==> flow/design.v <==
module fifo #(parameter WIDTH = 592, DEPTH = 4) (
    input  logic                 clk,
    input  logic                 rst_n,
    input  logic                 pop,
    input  logic                 push,
    input  logic [WIDTH-1:0]     write_data,
    output logic [WIDTH-1:0]     read_data,
    output logic                 fifo_full,
    output logic                 fifo_empty
);
    logic [WIDTH-1:0] buffer [0:DEPTH-1];
    logic [$clog2(DEPTH)-1:0] read_pointer, write_pointer;
    logic [$clog2(DEPTH):0]   count;
    assign fifo_empty = (count == 0);
    assign fifo_full  = (count == DEPTH);
    assign read_data = buffer[read_pointer];
    always_ff @(posedge clk or negedge rst_n) begin
        if (!rst_n)
            count <= 0;
        else if (push && !fifo_full && !(pop && !fifo_empty))
            count <= count + 1;
        else if (pop && !fifo_empty && !(push && !fifo_full))
            count <= count - 1;
    end
    always_ff @(posedge clk or negedge rst_n) begin
        if (!rst_n) begin
            write_pointer <= 0;
            for (int k = 0; k < DEPTH; k++)
                buffer[k] <= 0;
        end 
        else if (push && !fifo_full) begin
            buffer[write_pointer] <= write_data;
            if (write_pointer == DEPTH-1)
                write_pointer <= 0;          
            else
                write_pointer <= write_pointer + 1;
        end
    end
    always_ff @(posedge clk or negedge rst_n) begin
        if (!rst_n) begin
            read_pointer <= 0;
        end
        else if (pop && !fifo_empty) begin
            if (read_pointer == DEPTH-1)
                read_pointer <= 0;           
            else
                read_pointer <= read_pointer + 1;
        end
    end
endmodule
module header_parser (
	input  logic         clk,
	input  logic         rst_n,
	input  logic         beat_valid,    
	input  logic [7:0]   beat_data,
	input  logic         beat_last,     
	output logic         meta_valid,    
	output logic [367:0] metadata
	);
localparam HDR_BYTES = 48;
logic [7:0]  hdr [0:HDR_BYTES-1];
logic [15:0] byte_cnt;                      
always_ff @(posedge clk or negedge rst_n) begin
	if (!rst_n) begin
		byte_cnt <= 0;
		for (int k = 0; k < HDR_BYTES; k++)
			hdr[k] <= 0;
	end
	else if (beat_valid) begin
		if (beat_last) begin
			byte_cnt <= 0;
			for (int k = 0; k < HDR_BYTES; k++)
				hdr[k] <= 0;
		end
		else begin
			for (int k = 0; k < HDR_BYTES; k++)
				if (byte_cnt == k)
					hdr[k] <= beat_data;
			if (byte_cnt != 16'hFFFF)
				byte_cnt <= byte_cnt + 1;
		end
	end
end
logic [7:0] h [0:HDR_BYTES-1];
genvar i;
generate
	for (i = 0; i < HDR_BYTES; i++) begin : BYPASS
		assign h[i] = (beat_valid && byte_cnt == i) ? beat_data : hdr[i];
	end
endgenerate
logic [47:0]  dest_mac, src_mac;
logic [15:0]  eth_type, total_length;
logic [3:0]   version, ihl;
logic [7:0]   protocol;
logic [31:0]  src_ip, dest_ip;
logic [111:0] payload;
logic [15:0]  pkt_bytes;
logic [15:0]  csum;
logic [15:0]  flags;
assign dest_mac     = {h[0], h[1], h[2], h[3], h[4], h[5]};
assign src_mac      = {h[6], h[7], h[8], h[9], h[10], h[11]};
assign eth_type     = {h[12], h[13]};
assign version      = h[14][7:4];
assign ihl          = h[14][3:0];
assign total_length = {h[16], h[17]};
assign protocol     = h[23];
assign src_ip       = {h[26], h[27], h[28], h[29]};
assign dest_ip      = {h[30], h[31], h[32], h[33]};
generate
	for (i = 0; i < 14; i++) begin : PAY
		assign payload[8*i +: 8] = h[34+i];
	end
endgenerate
assign pkt_bytes = (byte_cnt == 16'hFFFF) ? 16'hFFFF : byte_cnt + 16'd1;
logic [19:0] word_sum;
logic [16:0] fold1;
always_comb begin
	word_sum = 0;
	for (int w = 0; w < 10; w++)
		word_sum = word_sum + {4'b0, h[14+2*w], h[15+2*w]};
end
assign fold1 = {1'b0, word_sum[15:0]} + {13'b0, word_sum[19:16]};
assign csum  = fold1[15:0] + {15'b0, fold1[16]};
logic is_ipv4, is_ipv6, is_short, csum_ok, len_ok;
assign is_ipv4  = (eth_type == 16'h0800);
assign is_ipv6  = (eth_type == 16'h86DD);
assign is_short = (pkt_bytes < HDR_BYTES);
assign csum_ok  = is_ipv4 && (version == 4'd4) && (ihl == 4'd5) && (csum == 16'hFFFF);
assign len_ok   = is_ipv4 && ({1'b0, total_length} + 17'd14 == {1'b0, pkt_bytes});
assign flags    = {11'b0, len_ok, csum_ok, is_short, is_ipv6, is_ipv4};
assign meta_valid = beat_valid && beat_last;
assign metadata   = {flags, csum, pkt_bytes, payload, dest_ip, src_ip,
                     protocol, total_length, version, ihl, eth_type,
                     src_mac, dest_mac};
endmodule
module packet_parser (
	input  logic         clk,
	input  logic         rst_n,       
	input  logic         s_tvalid,
	input  logic [7:0]   s_tdata,
	input  logic         s_tlast,
	output logic         s_tready,
	output logic         m_tvalid,
	input  logic         m_tready,
	output logic [367:0] m_tdata
	);
localparam METADATA_WIDTH = 368;
logic                      fifo_full, fifo_empty;
logic                      push;
logic [METADATA_WIDTH-1:0] write_data;
assign s_tready = !fifo_full;
header_parser parser (
	.clk        (clk),
	.rst_n      (rst_n),
	.beat_valid (s_tvalid && s_tready),
	.beat_data  (s_tdata),
	.beat_last  (s_tlast),
	.meta_valid (push),
	.metadata   (write_data)
);
fifo #(.WIDTH(METADATA_WIDTH), .DEPTH(4)) meta_fifo (
	.clk        (clk),
	.rst_n      (rst_n),
	.pop        (m_tready),
	.push       (push),
	.write_data (write_data),
	.read_data  (m_tdata),
	.fifo_full  (fifo_full),
	.fifo_empty (fifo_empty)
);
assign m_tvalid = !fifo_empty;
endmodule
Reports on packet_parser:

What the tools print for packet_parser, step after step.
Lines are those of the file above, counted from 1.
Cell names lack the library's common part.
A cell with - has no value.

* top module: packet_parser
* clock port: clk
* library: sky130hd
* timing corner: tt_025C_1v80

After elaboration:

Counts by Yosys on the flattened word-level netlist (proc, flatten, opt, wreduce). Print and check cells are left out.

* register bits after elaboration: 1835
* output and inout port bits: 370

* $add $sub $neg: 18
* order comparisons: 1
* equal/unequal tests: 62
* muxes and demuxes: 152
* reductions and logical operators: 169

Operators by type and width (count)
* 368-bit case mux with 4-bit select: 1
* 8-bit two-way mux: 144
* 16-bit by 5-bit == test with 1-bit output with constant B: 16
* 16-bit by 6-bit == test with 1-bit output with constant B: 16
* 20-bit by 16-bit adder with 20-bit output: 8
* 16-bit by 4-bit == test with 1-bit output with constant B: 8
* 2-bit AND reduction: 53
* 2-bit nonzero test: 50
* 16-bit by 3-bit == test with 1-bit output with constant B: 4
* 1-bit logical AND: 58
* 16-bit == test with constant B: 3
* 16-bit two-way mux: 3
* 16-bit by 1-bit adder with 16-bit output with constant B: 2
* 16-bit by 2-bit == test with 1-bit output with constant B: 2
* 16-bit by 16-bit adder with 17-bit output: 1
* 16-bit by 4-bit adder with 17-bit output: 1
* 16-bit by 4-bit adder with 17-bit output with constant B: 1
* 17-bit by 16-bit == test with 1-bit output: 1
* 16-bit by 1-bit adder with 16-bit output: 1
* 16-bit by 1-bit == test with 1-bit output with constant B: 1
* 16-bit by 12-bit == test with 1-bit output with constant B: 1
* 16-bit inequality test with constant B: 1
* 16-bit by 6-bit < comparator with 1-bit output with constant B: 1
* 16-bit logical NOT: 1
* 2-bit == test with constant B: 4
* 4-bit by 3-bit == test with 1-bit output with constant B: 2
* 3-bit two-way mux: 2
* 1-bit logical NOT: 4

Not listed: further kinds 8, cells in them 12.

Longest topological paths:

Longest topological path by Yosys (ltp), each cell counted once; first at word level (registers and memories cut), then after technology mapping (sequential cells cut; the memories' decode and read muxes count).

* word-level depth: 18
* ABC_AREA: 0
* depth in mapped cells: 54
* depth with buffers taken out: 52

After synthesis:

Source: synth_stat.txt of the flow (Yosys; design flattened, memories mapped). It holds for the ABC_AREA given above (unset counts as 0); a run with the other value may have another netlist.

Cell types
* dfrtp_1: count 1835, area in all 4.59E+04 um^2
* mux2i_1: count 736, area in all 7.37E+03 um^2
* o21ai_0: count 1428, area in all 7.15E+03 um^2
* nand2_1: count 1497, area in all 5.62E+03 um^2
* a222oi_1: count 357, area in all 3.57E+03 um^2
* fa_1: count 114, area in all 2.28E+03 um^2
* clkbuf_1: count 596, area in all 2.24E+03 um^2
* inv_1: count 519, area in all 1.95E+03 um^2
* o22a_1: count 220, area in all 1.93E+03 um^2
* nor2_1: count 297, area in all 1.11E+03 um^2
* a21oi_1: count 190, area in all 950.912 um^2
* ha_1: count 55, area in all 688.16 um^2
* xnor2_1: count 64, area in all 560.538 um^2
* mux2_2: count 49, area in all 551.779 um^2
* nand3_1: count 43, area in all 215.206 um^2
* xor2_1: count 23, area in all 201.443 um^2
* a21o_1: count 22, area in all 165.158 um^2
* nor3_1: count 31, area in all 155.149 um^2

Not listed: further types 67, cells in them 299.

* standard cells after synthesis: 8375
* synthesis area: 84682.5 um^2
* flip-flop cells: 1835
* buffers: 658

By module: a second synthesis without flattening, with its own total; a netlist apart from the flattened one above.

* cell total of the unflattened synthesis: 7483
* area total of the unflattened synthesis: 90319.1 um^2

Each row is one instance without its submodules.

Modules
* fifo: times used 1, cells 4868, area 64607.0 um^2
* header_parser: times used 1, cells 2612, area 25698.4 um^2
* packet_parser: times used 1, cells 3, area 13.8 um^2

Timing after synthesis:

OpenSTA on the mapped netlist: ideal clock, no wires. The path of least setup slack (recovery checks aside). Input and output delay are each 20% of the period. Register names are those of the netlist, which keeps one name where synthesis merged equal registers.

* path type: input-to-reg
* start: input port s_tvalid
* end: register meta_fifo.buffer[1][355]
* period: 13500 ps
* input delay: 2700 ps
* data arrival time: 13941 ps
* data required time: 13423 ps
* slack: -518 ps
* delay of the path: 11318 ps
* stages on the path: 48
* path buffers: 2
* synthesis period reached: 14018 ps

"delay of the path" = arrival - input delay + setup time.
"stages on the path": output pins that drive a net of the path, with the launching flip-flop's if there is one; two outputs of one cell count as two.
"synthesis period reached" = period - worst setup slack (recovery checks aside). The figure is calculated, with input and output delays left at 20% of the set period.
The rows between start and end are the longest chain of elaborated cells between them; the timing report does not say that the signal goes this way. Where chains are equally long, one stands for them.
A line is the first line of the expression or statement that the cell stems from. Yosys adds cells for indexed reads and writes and turns some case tables into memories.

* cells stage by stage: nand4_1 > nor3_1 > clkbuf_1 > mux2i_1 > fa_1 > inv_1 > a21o_1 > maj3_1 > o22ai_1 > o31ai_1 > a21oi_1 > o21bai_1 > a21o_1 > a21oi_1 > xor2_1 > fa_1 > fa_1 > fa_1 > [12 not listed] > nor2_1 > ha_1 > a21oi_1 > a21o_1 > or4_1 > clkbuf_1 > nor4_1 > ha_1 > ha_1 > o211ai_1 > nor2_1 > xnor2_1 > or4_1 > or4b_1 > nor4b_1 > and4_1 > nand4b_2 > o21ai_1
* length of the longest elaborated chain: 16
* elaborated cells between the ends (all ways): 66
* those cells by class: 11 x add/sub; 4 x eq/ne; 22 x mux; 29 x reduce/logical

RTL lines, path post-synthesis
* from (decl): line 139 `input logic s_tvalid,`
* 1-bit logical AND: line 155 `.beat_valid (s_tvalid && s_tready),`
* 1-bit logical AND: line 88 `assign h[i] = (beat_valid && byte_cnt == i) ? beat_data : hdr[i];`
* 8-bit two-way mux: line 88
* 16-bit by 16-bit adder with 17-bit output: line 120 `word_sum = word_sum + {4'b0, h[14+2*w], h[15+2*w]};`
* 20-bit by 16-bit adder with 20-bit output x8: line 120
* 16-bit by 4-bit adder with 17-bit output: line 122 `assign fold1 = {1'b0, word_sum[15:0]} + {13'b0, word_sum[19:16]};`
* 16-bit by 1-bit adder with 16-bit output: line 123 `assign csum  = fold1[15:0] + {15'b0, fold1[16]};`
* 16-bit == test: line 128 `assign csum_ok  = is_ipv4 && (version == 4'd4) && (ihl == 4'd5) && (csum == 16'hFFFF);`
* 1-bit logical AND: line 128
* to (assign): line 29 `buffer[k] <= 0;`
* to (assign): line 32 `buffer[write_pointer] <= write_data;`
* to (decl): line 11 `logic [WIDTH-1:0] buffer [0:DEPTH-1];`

Timing after layout:

From the final timing report of entry A: the path of least setup slack in the routed layout; clock arrival at registers is part of the times.
The report prints the path's times to 10 ps; the period is as set.

* path type: input-to-reg
* start: input port s_tvalid
* end: register meta_fifo.buffer[0][355]
* period: 13500 ps
* input delay: 2700 ps
* data arrival time: 13880 ps
* data required time: 14260 ps
* slack: 380 ps
* stages on the path: 48
* path buffers: 3

The rows between start and end are the longest chain of elaborated cells between them; the timing report does not say that the signal goes this way. Where chains are equally long, one stands for them.

* cells stage by stage: clkdlybuf4s50_1 > nand4_1 > nor3_4 > buf_4 > mux2i_4 > inv_1 > ha_1 > a21o_1 > a21o_1 > maj3_1 > a22oi_2 > o2111ai_2 > a41oi_2 > buf_4 > xnor2_1 > fa_1 > fa_1 > fa_1 > [12 not listed] > a21oi_1 > nor2_1 > ha_1 > a21oi_1 > a21o_1 > or4_4 > nor4_4 > ha_2 > ha_2 > o211ai_1 > nor2_2 > xnor2_2 > or4_1 > or4b_4 > nor4b_4 > and4_4 > nand4b_4 > o21ai_1
* length of the longest elaborated chain: 16
* elaborated cells between the ends (all ways): 66
* those cells by class: 11 x add/sub; 4 x eq/ne; 22 x mux; 29 x reduce/logical

RTL lines, path after layout
* from (decl): line 139 `input logic s_tvalid,`
* 1-bit logical AND: line 155 `.beat_valid (s_tvalid && s_tready),`
* 1-bit logical AND: line 88 `assign h[i] = (beat_valid && byte_cnt == i) ? beat_data : hdr[i];`
* 8-bit two-way mux: line 88
* 16-bit by 16-bit adder with 17-bit output: line 120 `word_sum = word_sum + {4'b0, h[14+2*w], h[15+2*w]};`
* 20-bit by 16-bit adder with 20-bit output x8: line 120
* 16-bit by 4-bit adder with 17-bit output: line 122 `assign fold1 = {1'b0, word_sum[15:0]} + {13'b0, word_sum[19:16]};`
* 16-bit by 1-bit adder with 16-bit output: line 123 `assign csum  = fold1[15:0] + {15'b0, fold1[16]};`
* 16-bit == test: line 128 `assign csum_ok  = is_ipv4 && (version == 4'd4) && (ihl == 4'd5) && (csum == 16'hFFFF);`
* 1-bit logical AND: line 128
* to (assign): line 29 `buffer[k] <= 0;`
* to (assign): line 32 `buffer[write_pointer] <= write_data;`
* to (decl): line 11 `logic [WIDTH-1:0] buffer [0:DEPTH-1];`

Some nets on the timed path still bear RTL names; the line given drives or declares the net.

Nets with RTL names, path after layout (line)
* meta_fifo.write_data[121]: 88

packet_parser through Yosys and OpenROAD on sky130hd: 4 stored runs, unordered, with their settings and measured results. The constraints put input and output delay at 20% of the set period each and load the outputs with 0.01 pF.
"period achieved": clock period set for the run, less the worst setup slack. It is reckoned from that one timing run; input and output delays stay at 20% of the period that was set.
"time on the worst setup path" means the part of the period allowed to the worst setup path (the constraints hold back 20% at inputs and 20% at outputs) less its slack; where the path has registers, the arrival times of their clocks count too.
"power consumption": no workload was simulated; the value follows from the tool's default switching activity.
"time on the worst setup path" is given in steps of 10 ps.

### Entry A

Settings: `CORE_UTILIZATION=40`, `PLACE_DENSITY=0.6`, `period_ns=13.5`, `CAP_MARGIN=20`, `CORE_MARGIN=2`, `SLEW_MARGIN=20`

- Area inside the die boundary: 215403.0 um^2
- Power consumption: 14.678 mW
- Total negative slack: 0 ps
- Synthesis area: 84682.5 um^2
- Standard-cell area after layout: 99521.7 um^2
- Period achieved: 13115 ps
- Final worst hold slack: 475 ps
- Time on the worst setup path: 10420 ps
- Worst path kind: input-to-reg
- Setup slack of the worst path: 385 ps
- Utilization: 0.474

### Entry B

Settings: `CORE_UTILIZATION=40`, `PLACE_DENSITY=0.6`, `period_ns=8.67`, `CAP_MARGIN=20`, `CORE_MARGIN=2`, `SLEW_MARGIN=20`

- Area inside the die boundary: 215403.0 um^2
- Power consumption: 22.877 mW
- Total negative slack: -114421 ps
- Synthesis area: 84682.5 um^2
- Standard-cell area after layout: 102148.0 um^2
- Period achieved: 11409 ps
- Final worst hold slack: 474 ps
- Time on the worst setup path: 9680 ps
- Worst path kind: input-to-reg
- Setup slack of the worst path: -2739 ps
- Utilization: 0.486

### Entry C

Settings: `CAP_MARGIN=40`, `CORE_MARGIN=3`, `CORE_UTILIZATION=55`, `CTS_CLUSTER_DIAMETER=295`, `GPL_ROUTABILITY_DRIVEN=1`, `period_ns=17.8`, `SLEW_MARGIN=20`

- Area inside the die boundary: 158711.0 um^2
- Power consumption: 11.076 mW
- Total negative slack: 0 ps
- Synthesis area: 84682.5 um^2
- Standard-cell area after layout: 97730.0 um^2
- Period achieved: 15873 ps
- Final worst hold slack: 475 ps
- Time on the worst setup path: 12310 ps
- Worst path kind: input-to-reg
- Setup slack of the worst path: 1927 ps
- Utilization: 0.641

### Entry D

Settings: `CORE_UTILIZATION=53`, `PLACE_DENSITY=0.6`, `period_ns=13.3`, `CAP_MARGIN=20`, `CORE_MARGIN=2`, `SLEW_MARGIN=20`

- Area inside the die boundary: 162990.0 um^2
- Power consumption: 14.630 mW
- Total negative slack: 0 ps
- Synthesis area: 84682.5 um^2
- Standard-cell area after layout: 98384.4 um^2
- Period achieved: 12905 ps
- Final worst hold slack: 475 ps
- Time on the worst setup path: 10250 ps
- Worst path kind: input-to-reg
- Setup slack of the worst path: 395 ps
- Utilization: 0.62
